==> flow/design.v <==
module ALU (a,b,ctrl,res,R15,res_we,R15_we);
	input signed [15:0] a,b;
	input [3:0] ctrl;
	output reg signed [15:0] res;
	output reg signed [15:0] R15;
	output reg res_we, R15_we;
	always@(*)begin
		res = 16'sd0;
		R15 = 16'sd0;
		res_we = 1'b1;
		R15_we = 1'b0;
		case(ctrl)
			3'b000: begin
						res = a + b;
					end
			3'b001: begin
						res = a - b;
					end
			3'b010: begin
						{R15,res} = a * b;
						R15_we = 1'b1;
					end
			3'b011: begin
						R15_we = 1'b1;
						if (b == 16'sd0) begin
							res = -16'sd1;
							R15 = a;
						end
						else begin
							res = a / b;
							R15 = a % b;
						end
					end
			3'b100: begin
						res = a & b;
					end
			3'b101: begin
						res = a | b;
					end
			default: begin
						res_we = 1'b0;
					end
		endcase
	end
endmodule
module alu16(clk, rst, a, b, ctrl, res, R15);
	input clk, rst;
	input [15:0] a, b;
	input [3:0] ctrl;
	output reg [15:0] res;
	output reg [15:0] R15;
	wire [15:0] alu_res, alu_R15;
	wire res_we, R15_we;
	ALU u_alu(.a(a), .b(b), .ctrl(ctrl), .res(alu_res), .R15(alu_R15), .res_we(res_we), .R15_we(R15_we));
	always @(posedge clk, negedge rst) begin
		if (~rst) begin
			res <= 16'h0000;
			R15 <= 16'h0000;
		end
		else begin
			if (res_we)
				res <= alu_res;
			if (R15_we)
				R15 <= alu_R15;
		end
	end
endmodule
# ---- Tool chain data of alu16
# Each step is given for the RTL above and for the edited RTL.
# "orig" refers to lines of the RTL above, "edited" to lines of the edited file.
# "change": "edited" minus "orig" as printed here. "rel_change_pct": 100 x difference / "orig".
# Not given: -
dict set report inputs {
  top {alu16}
  clock {clk}
  lib {sky130hd}
  pvt_corner {tt_025C_1v80}
}

# ---- Diff
# The edit as a unified diff against the file above.
# This change comes from a script, not from a designer. The edited design behaves differently; no optimisation was intended.
# begin of diff
@@ -12,5 +12,5 @@
 		case(ctrl)
 			3'b000: begin
-						res = a + b;
+						res = a | b;
 					end
 			3'b001: begin
# end of diff

# ---- Elaborated design
# Yosys after proc, flatten, opt, wreduce and memory -nomap, before mapping. Enables and synchronous resets that opt folds into registers are not counted as muxes. Memory bits, and registers merged into a memory's read port (data or address), are not among the register bits. Print and check cells are not counted. Equal cells are merged and count once.
# element orig edited change rel_change_pct
set op_classes {}
lappend op_classes {reduce_and_logical 4 5 1 25.00}
lappend op_classes {multipliers 1 1 0 0.00}
lappend op_classes {n_div 2 2 0 0.00}
lappend op_classes {n_mux 6 6 0 0.00}
lappend op_classes {equal 5 5 0 0.00}
lappend op_classes {n_shift 0 0 0 -}
lappend op_classes {n_cmp 0 0 0 -}
lappend op_classes {logic 2 2 0 0.00}
lappend op_classes {n_addsub 2 1 -1 -50.00}
# operator orig edited change rel_change_pct
set op_table {}
lappend op_table {{adder 16 bit} 1 0 -1 -100.00}
lappend op_table {{parallel mux 16 bit (select 6 bit)} 1 0 -1 -100.00}
lappend op_table {{OR reduction 2 bit} 1 2 1 100.00}
lappend op_table {{parallel mux 16 bit (select 5 bit)} 0 1 1 -}
lappend op_table {{equality test 4 x 2 -> 1 bit with constant B} 2 2 0 0.00}
lappend op_table {{equality test 4 x 3 -> 1 bit with constant B} 2 2 0 0.00}
lappend op_table {{two-way mux 1 bit} 2 2 0 0.00}
lappend op_table {{two-way mux 16 bit} 2 2 0 0.00}
lappend op_table {{bitwise AND 16 bit} 1 1 0 0.00}
lappend op_table {{divider 16 x 16 -> 16 bit} 1 1 0 0.00}
lappend op_table {{equality test 4 x 1 -> 1 bit with constant B} 1 1 0 0.00}
lappend op_table {{zero test 16 bit} 1 1 0 0.00}
lappend op_table {{zero test 4 bit} 1 1 0 0.00}
lappend op_table {{modulo 16 x 16 -> 16 bit} 1 1 0 0.00}
lappend op_table {{multiplier 16 x 16 -> 32 bit} 1 1 0 0.00}
lappend op_table {{bitwise OR 16 bit} 1 1 0 0.00}
lappend op_table {{parallel mux 16 bit (select 2 bit)} 1 1 0 0.00}
lappend op_table {{OR reduction 6 bit} 1 1 0 0.00}
lappend op_table {{subtractor 16 bit} 1 1 0 0.00}
# element orig edited change rel_change_pct
set word_totals {}
lappend word_totals {rom_bits 0 0 0 -}
lappend word_totals {n_memories 0 0 0 -}
lappend word_totals {inputBits 38 38 0 0.00}
lappend word_totals {regBits 32 32 0 0.00}
lappend word_totals {clocked_rd_ports_x_width 0 0 0 -}
lappend word_totals {ram_bits 0 0 0 -}
lappend word_totals {latch_bits 0 0 0 -}
lappend word_totals {word_cells 24 24 0 0.00}

# ---- Longest topological paths
# Depth = most cells in a row (Yosys ltp): at word level without a register or memory, in the mapped netlist without a sequential cell, where the memories' decode and read muxes count.
# element orig edited change rel_change_pct
set logic_depth {}
lappend logic_depth {ltp_word 3 3 0 0.00}
lappend logic_depth {abc_area 0 0 - -}
lappend logic_depth {mapped_depth 160 159 -1 -0.62}

# ---- Mapped cells and area
# Yosys stat after the flow's synthesis: flattened, memories mapped to cells. It holds for the ABC_AREA given above (unset counts as 0); a run with the other value may have another netlist.
# type orig edited change rel_change_pct
set by_type {}
lappend by_type {sky130_fd_sc_hd__and2_1 104 15 -89 -85.58}
lappend by_type {sky130_fd_sc_hd__nor2_1 234 300 66 28.21}
lappend by_type {sky130_fd_sc_hd__a21oi_1 151 182 31 20.53}
lappend by_type {sky130_fd_sc_hd__ha_1 244 271 27 11.07}
lappend by_type {sky130_fd_sc_hd__clkbuf_1 97 72 -25 -25.77}
lappend by_type {sky130_fd_sc_hd__xor2_1 73 51 -22 -30.14}
lappend by_type {sky130_fd_sc_hd__nor3_1 52 74 22 42.31}
lappend by_type {sky130_fd_sc_hd__nand2b_1 39 19 -20 -51.28}
lappend by_type {sky130_fd_sc_hd__or2_2 29 10 -19 -65.52}
lappend by_type {sky130_fd_sc_hd__o21ai_0 150 133 -17 -11.33}
lappend by_type {sky130_fd_sc_hd__a21o_1 36 49 13 36.11}
lappend by_type {sky130_fd_sc_hd__a21boi_0 22 10 -12 -54.55}
lappend by_type {sky130_fd_sc_hd__a31oi_1 42 31 -11 -26.19}
lappend by_type {sky130_fd_sc_hd__o21a_1 41 52 11 26.83}
lappend by_type {sky130_fd_sc_hd__mux2i_1 21 10 -11 -52.38}
lappend by_type {sky130_fd_sc_hd__maj3_1 9 0 -9 -100.00}
lappend by_type {sky130_fd_sc_hd__a211o_1 3 12 9 300.00}
lappend by_type {sky130_fd_sc_hd__clkinv_1 3 11 8 266.67}
# Not every row of either side is listed.
# element orig edited change rel_change_pct
set synth_totals {}
lappend synth_totals {stdcells 2892 2842 -50 -1.73}
lappend synth_totals {yosys_area_um2 22454.0 22023.6 -430.4 -1.92}
lappend synth_totals {ff_cells 32 32 0 0.00}
lappend synth_totals {seq_area_um2 800.8 800.8 0.0 0.00}
# The figures by module come from a second, unflattened synthesis with its own total; it is not the netlist above.
# element orig edited change rel_change_pct
set hier_totals {}
lappend hier_totals {hier_cells 2883 2826 -57 -1.98}
lappend hier_totals {hier_area_um2 22749.3 22213.8 -535.5 -2.35}
# Rows give one instance, submodules left out.
# module instances n_cells seq_area_um2 mod_area_um2
set by_module_orig {}
lappend by_module_orig {ALU 1 2815 0.0 21450.6}
lappend by_module_orig {alu16 1 68 800.8 1298.7}
# module instances n_cells seq_area_um2 mod_area_um2
set by_module_edited {}
lappend by_module_edited {ALU 1 2758 0.0 20915.1}
lappend by_module_edited {alu16 1 68 800.8 1298.7}

# ---- Worst setup path after synthesis
# Path of least setup slack by OpenSTA after synthesis, without wires, with an ideal clock, recovery checks aside; 20% of the period is set as input and as output delay. Where synthesis merged equal registers, the netlist keeps one of their names.
# element orig edited change rel_change_pct
set synth_path {}
lappend synth_path {path_type {input to register} {input to register} - -}
lappend synth_path {from {in b[0]} {in b[0]} - -}
lappend synth_path {to {reg R15[14]} {reg res[14]} - -}
lappend synth_path {clock_period_ns 40.0 40.0 0.0 0.00}
lappend synth_path {t_first_pin_ns 8.000 8.000 0.000 0.00}
lappend synth_path {input_delay_ns 8.000 8.000 0.000 0.00}
lappend synth_path {setup_slack_ns -0.136 0.675 0.811 -}
lappend synth_path {stages 148 146 -2 -1.35}
lappend synth_path {arrival_time_ns 40.003 39.174 -0.829 -2.07}
lappend synth_path {delay_ns 32.136 31.325 -0.811 -2.52}
lappend synth_path {synth_period_reached_ns 40.136 39.325 -0.811 -2.02}
# "delay_ns" = arrival - input delay + setup time.
# "stages": output pins that drive a net of the path, with the launching flip-flop's if there is one; two outputs of one cell count as two.
# "synth_period_reached_ns" = period - worst setup slack (recovery checks aside). The figure is calculated, with input and output delays left at 20% of the set period.
# The rows between start and end are the longest chain of elaborated cells between them; the timing report does not say that the signal goes this way. Where chains are equally long, one stands for them.
# Each line given opens the expression or statement behind the cell; cells for indexed reads and writes are added by Yosys, which also makes memories of some case tables.
dict set report synth_via_orig {
  cell_sequence {sky130_fd_sc_hd__clkbuf_1 sky130_fd_sc_hd__clkbuf_1 sky130_fd_sc_hd__inv_1 sky130_fd_sc_hd__ha_1 sky130_fd_sc_hd__nor4b_4 sky130_fd_sc_hd__a41oi_2 sky130_fd_sc_hd__mux2i_4 sky130_fd_sc_hd__a2111oi_4 sky130_fd_sc_hd__buf_2 sky130_fd_sc_hd__nand2_1 sky130_fd_sc_hd__or2_2 sky130_fd_sc_hd__nand2_1 sky130_fd_sc_hd__o21ai_0 sky130_fd_sc_hd__ha_1 sky130_fd_sc_hd__o21a_1 sky130_fd_sc_hd__nor2_1 sky130_fd_sc_hd__or2_2 sky130_fd_sc_hd__nor4_4 (+112 left out) sky130_fd_sc_hd__ha_1 sky130_fd_sc_hd__and2_1 sky130_fd_sc_hd__a31oi_1 sky130_fd_sc_hd__a311oi_1 sky130_fd_sc_hd__o21ai_0 sky130_fd_sc_hd__a21oi_1 sky130_fd_sc_hd__clkbuf_1 sky130_fd_sc_hd__clkbuf_1 sky130_fd_sc_hd__nor2_1 sky130_fd_sc_hd__a21oi_1 sky130_fd_sc_hd__ha_1 sky130_fd_sc_hd__nor3b_1 sky130_fd_sc_hd__nor4b_2 sky130_fd_sc_hd__nand3_1 sky130_fd_sc_hd__or3_1 sky130_fd_sc_hd__nor3_2 sky130_fd_sc_hd__mux2i_1 sky130_fd_sc_hd__o31ai_2}
  elab_chain_cells 3
  cells_between 5
}
# element line
set synth_lines_orig {}
lappend synth_lines_orig {{start: declaration} 48} ;# input [15:0] a, b;
lappend synth_lines_orig {{modulo 16 x 16 -> 16 bit} 31} ;# R15 = a % b;
lappend synth_lines_orig {{two-way mux 16 bit} 25} ;# if (b == 16'sd0) begin
lappend synth_lines_orig {{parallel mux 16 bit (select 2 bit)} 12} ;# case(ctrl)
lappend synth_lines_orig {{end: assignment} 58} ;# R15 <= 16'h0000;
lappend synth_lines_orig {{end: assignment} 64} ;# R15 <= alu_R15;
lappend synth_lines_orig {{end: declaration} 51} ;# output reg [15:0] R15;
dict set report synth_via_edited {
  cell_sequence {sky130_fd_sc_hd__inv_1 sky130_fd_sc_hd__buf_1 sky130_fd_sc_hd__ha_1 sky130_fd_sc_hd__nor4b_2 sky130_fd_sc_hd__buf_4 sky130_fd_sc_hd__a31oi_1 sky130_fd_sc_hd__xnor2_2 sky130_fd_sc_hd__and4_1 sky130_fd_sc_hd__buf_6 sky130_fd_sc_hd__nand2_2 sky130_fd_sc_hd__clkbuf_1 sky130_fd_sc_hd__nor2_1 sky130_fd_sc_hd__a31oi_1 sky130_fd_sc_hd__a31oi_1 sky130_fd_sc_hd__ha_1 sky130_fd_sc_hd__o21ai_0 sky130_fd_sc_hd__nand2b_1 sky130_fd_sc_hd__nor4b_1 (+110 left out) sky130_fd_sc_hd__nand2_1 sky130_fd_sc_hd__nand2_1 sky130_fd_sc_hd__ha_1 sky130_fd_sc_hd__a21o_1 sky130_fd_sc_hd__a21o_1 sky130_fd_sc_hd__or4_1 sky130_fd_sc_hd__o21a_1 sky130_fd_sc_hd__clkbuf_1 sky130_fd_sc_hd__inv_1 sky130_fd_sc_hd__buf_1 sky130_fd_sc_hd__ha_1 sky130_fd_sc_hd__nand3_1 sky130_fd_sc_hd__or3_1 sky130_fd_sc_hd__o21ai_0 sky130_fd_sc_hd__xor2_1 sky130_fd_sc_hd__nand3_1 sky130_fd_sc_hd__o211ai_1 sky130_fd_sc_hd__a41oi_1}
  elab_chain_cells 3
  cells_between 6
}
# element line
set synth_lines_edited {}
lappend synth_lines_edited {{start: declaration} 48} ;# input [15:0] a, b;
lappend synth_lines_edited {{divider 16 x 16 -> 16 bit} 30} ;# res = a / b;
lappend synth_lines_edited {{two-way mux 16 bit} 25} ;# if (b == 16'sd0) begin
lappend synth_lines_edited {{parallel mux 16 bit (select 5 bit)} 12} ;# case(ctrl)
lappend synth_lines_edited {{end: assignment} 57} ;# res <= 16'h0000;
lappend synth_lines_edited {{end: assignment} 62} ;# res <= alu_res;
lappend synth_lines_edited {{end: declaration} 50} ;# output reg [15:0] res;

# ---- Worst path after layout
# From the final timing report of the runs of pair 1: the path of least setup slack in the routed layout; clock arrival at registers is part of the times.
# element orig edited change rel_change_pct
set layout_path {}
lappend layout_path {path_type {input to register} {input to register} - -}
lappend layout_path {from {in b[10]} {in a[6]} - -}
lappend layout_path {to {reg R15[14]} {reg res[14]} - -}
lappend layout_path {clock_period_ns 40.0 40.0 0.0 0.00}
lappend layout_path {setup_slack_ns 1.82 2.19 0.37 -}
lappend layout_path {input_delay_ns 8.00 8.00 0.00 0.00}
lappend layout_path {t_first_pin_ns 8.00 8.00 0.00 0.00}
lappend layout_path {stages 143 135 -8 -5.59}
lappend layout_path {arrival_time_ns 38.34 37.92 -0.42 -1.10}
# The rows between start and end are the longest chain of elaborated cells between them; the timing report does not say that the signal goes this way. Where chains are equally long, one stands for them.
dict set report layout_via_orig {
  cell_sequence {sky130_fd_sc_hd__clkdlybuf4s50_1 sky130_fd_sc_hd__buf_4 sky130_fd_sc_hd__nor4_2 sky130_fd_sc_hd__a41oi_4 sky130_fd_sc_hd__mux2i_4 sky130_fd_sc_hd__a2111oi_4 sky130_fd_sc_hd__nand2_1 sky130_fd_sc_hd__or2_2 sky130_fd_sc_hd__nand2_1 sky130_fd_sc_hd__o21ai_0 sky130_fd_sc_hd__ha_1 sky130_fd_sc_hd__o21a_1 sky130_fd_sc_hd__nor2_1 sky130_fd_sc_hd__or2_2 sky130_fd_sc_hd__nor4_4 sky130_fd_sc_hd__buf_4 sky130_fd_sc_hd__mux2_2 sky130_fd_sc_hd__ha_1 (+107 left out) sky130_fd_sc_hd__nand2_1 sky130_fd_sc_hd__a21oi_2 sky130_fd_sc_hd__ha_4 sky130_fd_sc_hd__and2_1 sky130_fd_sc_hd__a31oi_2 sky130_fd_sc_hd__nand2_1 sky130_fd_sc_hd__o21ai_2 sky130_fd_sc_hd__a21oi_4 sky130_fd_sc_hd__buf_12 sky130_fd_sc_hd__a311oi_2 sky130_fd_sc_hd__a21oi_1 sky130_fd_sc_hd__a311o_2 sky130_fd_sc_hd__nor4b_4 sky130_fd_sc_hd__nand3_1 sky130_fd_sc_hd__or3_4 sky130_fd_sc_hd__nor3_4 sky130_fd_sc_hd__mux2i_2 sky130_fd_sc_hd__o31ai_2}
  elab_chain_cells 3
  cells_between 5
}
# element line
set layout_lines_orig {}
lappend layout_lines_orig {{start: declaration} 48} ;# input [15:0] a, b;
lappend layout_lines_orig {{modulo 16 x 16 -> 16 bit} 31} ;# R15 = a % b;
lappend layout_lines_orig {{two-way mux 16 bit} 25} ;# if (b == 16'sd0) begin
lappend layout_lines_orig {{parallel mux 16 bit (select 2 bit)} 12} ;# case(ctrl)
lappend layout_lines_orig {{end: assignment} 58} ;# R15 <= 16'h0000;
lappend layout_lines_orig {{end: assignment} 64} ;# R15 <= alu_R15;
lappend layout_lines_orig {{end: declaration} 51} ;# output reg [15:0] R15;
dict set report layout_via_edited {
  cell_sequence {sky130_fd_sc_hd__clkdlybuf4s50_1 sky130_fd_sc_hd__or4_4 sky130_fd_sc_hd__or4_4 sky130_fd_sc_hd__nor4_4 sky130_fd_sc_hd__buf_4 sky130_fd_sc_hd__ha_1 sky130_fd_sc_hd__a31oi_1 sky130_fd_sc_hd__a31oi_1 sky130_fd_sc_hd__ha_1 sky130_fd_sc_hd__o21ai_0 sky130_fd_sc_hd__nand2b_1 sky130_fd_sc_hd__nor4b_2 sky130_fd_sc_hd__a31oi_1 sky130_fd_sc_hd__or4_1 sky130_fd_sc_hd__o21ai_0 sky130_fd_sc_hd__ha_1 sky130_fd_sc_hd__o21a_1 sky130_fd_sc_hd__o211a_1 (+99 left out) sky130_fd_sc_hd__a221oi_1 sky130_fd_sc_hd__a21oi_1 sky130_fd_sc_hd__xor2_1 sky130_fd_sc_hd__nand2_1 sky130_fd_sc_hd__nand2_1 sky130_fd_sc_hd__ha_1 sky130_fd_sc_hd__or2_2 sky130_fd_sc_hd__or4_1 sky130_fd_sc_hd__o21a_4 sky130_fd_sc_hd__clkinvlp_4 sky130_fd_sc_hd__ha_2 sky130_fd_sc_hd__nand3_2 sky130_fd_sc_hd__or3_4 sky130_fd_sc_hd__o21ai_1 sky130_fd_sc_hd__xor2_1 sky130_fd_sc_hd__nand3_1 sky130_fd_sc_hd__o211ai_1 sky130_fd_sc_hd__a41oi_1}
  elab_chain_cells 3
  cells_between 5
}
# element line
set layout_lines_edited {}
lappend layout_lines_edited {{start: declaration} 48} ;# input [15:0] a, b;
lappend layout_lines_edited {{divider 16 x 16 -> 16 bit} 30} ;# res = a / b;
lappend layout_lines_edited {{two-way mux 16 bit} 25} ;# if (b == 16'sd0) begin
lappend layout_lines_edited {{parallel mux 16 bit (select 5 bit)} 12} ;# case(ctrl)
lappend layout_lines_edited {{end: assignment} 57} ;# res <= 16'h0000;
lappend layout_lines_edited {{end: assignment} 62} ;# res <= alu_res;
lappend layout_lines_edited {{end: declaration} 50} ;# output reg [15:0] res;

# ---- Measured runs
# Both versions went through the flow (Yosys, OpenROAD) with the same settings in each pair. Constraints: input delay and output delay 20% of the set period each, output load 0.01 pF.
dict set report flow_settings_pair_1 {
  CORE_UTILIZATION 40
  SETUP_SLACK_MARGIN 1.0
  period_ns 40.0
  CAP_MARGIN 20
  CORE_MARGIN 2
  SLEW_MARGIN 20
}
# element orig edited change rel_change_pct
set measured_pair_1 {}
lappend measured_pair_1 {achieved_period_ns 38.177 37.808 -0.369 -0.97}
lappend measured_pair_1 {fin_hold_ws_ns 0.498 0.487 -0.011 -}
lappend measured_pair_1 {timing.setup.ws_ns 1.823 2.192 0.369 -}
lappend measured_pair_1 {synthArea_um2 22454.0 22023.6 -430.4 -1.92}
lappend measured_pair_1 {cell_area_final_um2 26833.2 25562.0 -1271.2 -4.74}
lappend measured_pair_1 {finalUtil_frac 0.485 0.467 -0.018 -}
lappend measured_pair_1 {tns_setup_ns 0.000 0.000 0.000 -}
lappend measured_pair_1 {final_die_area_um2 58047.3 56951.4 -1095.9 -1.89}
dict set report flow_settings_pair_2 {
  CELL_PAD_IN_SITES_DETAIL_PLACEMENT 2
  CELL_PAD_IN_SITES_GLOBAL_PLACEMENT 3
  CORE_MARGIN 3
  CORE_UTILIZATION 31
  CTS_CLUSTER_DIAMETER 359
  GPL_ROUTABILITY_DRIVEN 0
  MAX_ROUTING_LAYER {met4}
  MIN_ROUTING_LAYER {met1}
  PLACE_DENSITY 0.76
  TNS_END_PERCENT 50
  period_ns 31.6
  CAP_MARGIN 20
  SLEW_MARGIN 20
}
# element orig edited change rel_change_pct
set measured_pair_2 {}
lappend measured_pair_2 {achieved_period_ns 44.525 39.938 -4.587 -10.30}
lappend measured_pair_2 {fin_hold_ws_ns 0.621 0.571 -0.050 -}
lappend measured_pair_2 {timing.setup.ws_ns -12.925 -8.338 4.587 -}
lappend measured_pair_2 {synthArea_um2 22454.0 22023.6 -430.4 -1.92}
lappend measured_pair_2 {cell_area_final_um2 34405.5 34683.3 277.8 0.81}
lappend measured_pair_2 {finalUtil_frac 0.48 0.494 0.014 -}
lappend measured_pair_2 {tns_setup_ns -371.988 -246.296 125.692 -}
lappend measured_pair_2 {final_die_area_um2 75696.5 74278.1 -1418.4 -1.87}
# By "achieved_period_ns" is meant the clock period of the run minus its worst setup slack. This is arithmetic on one report: input and output delays are still those of the set period (20% each).
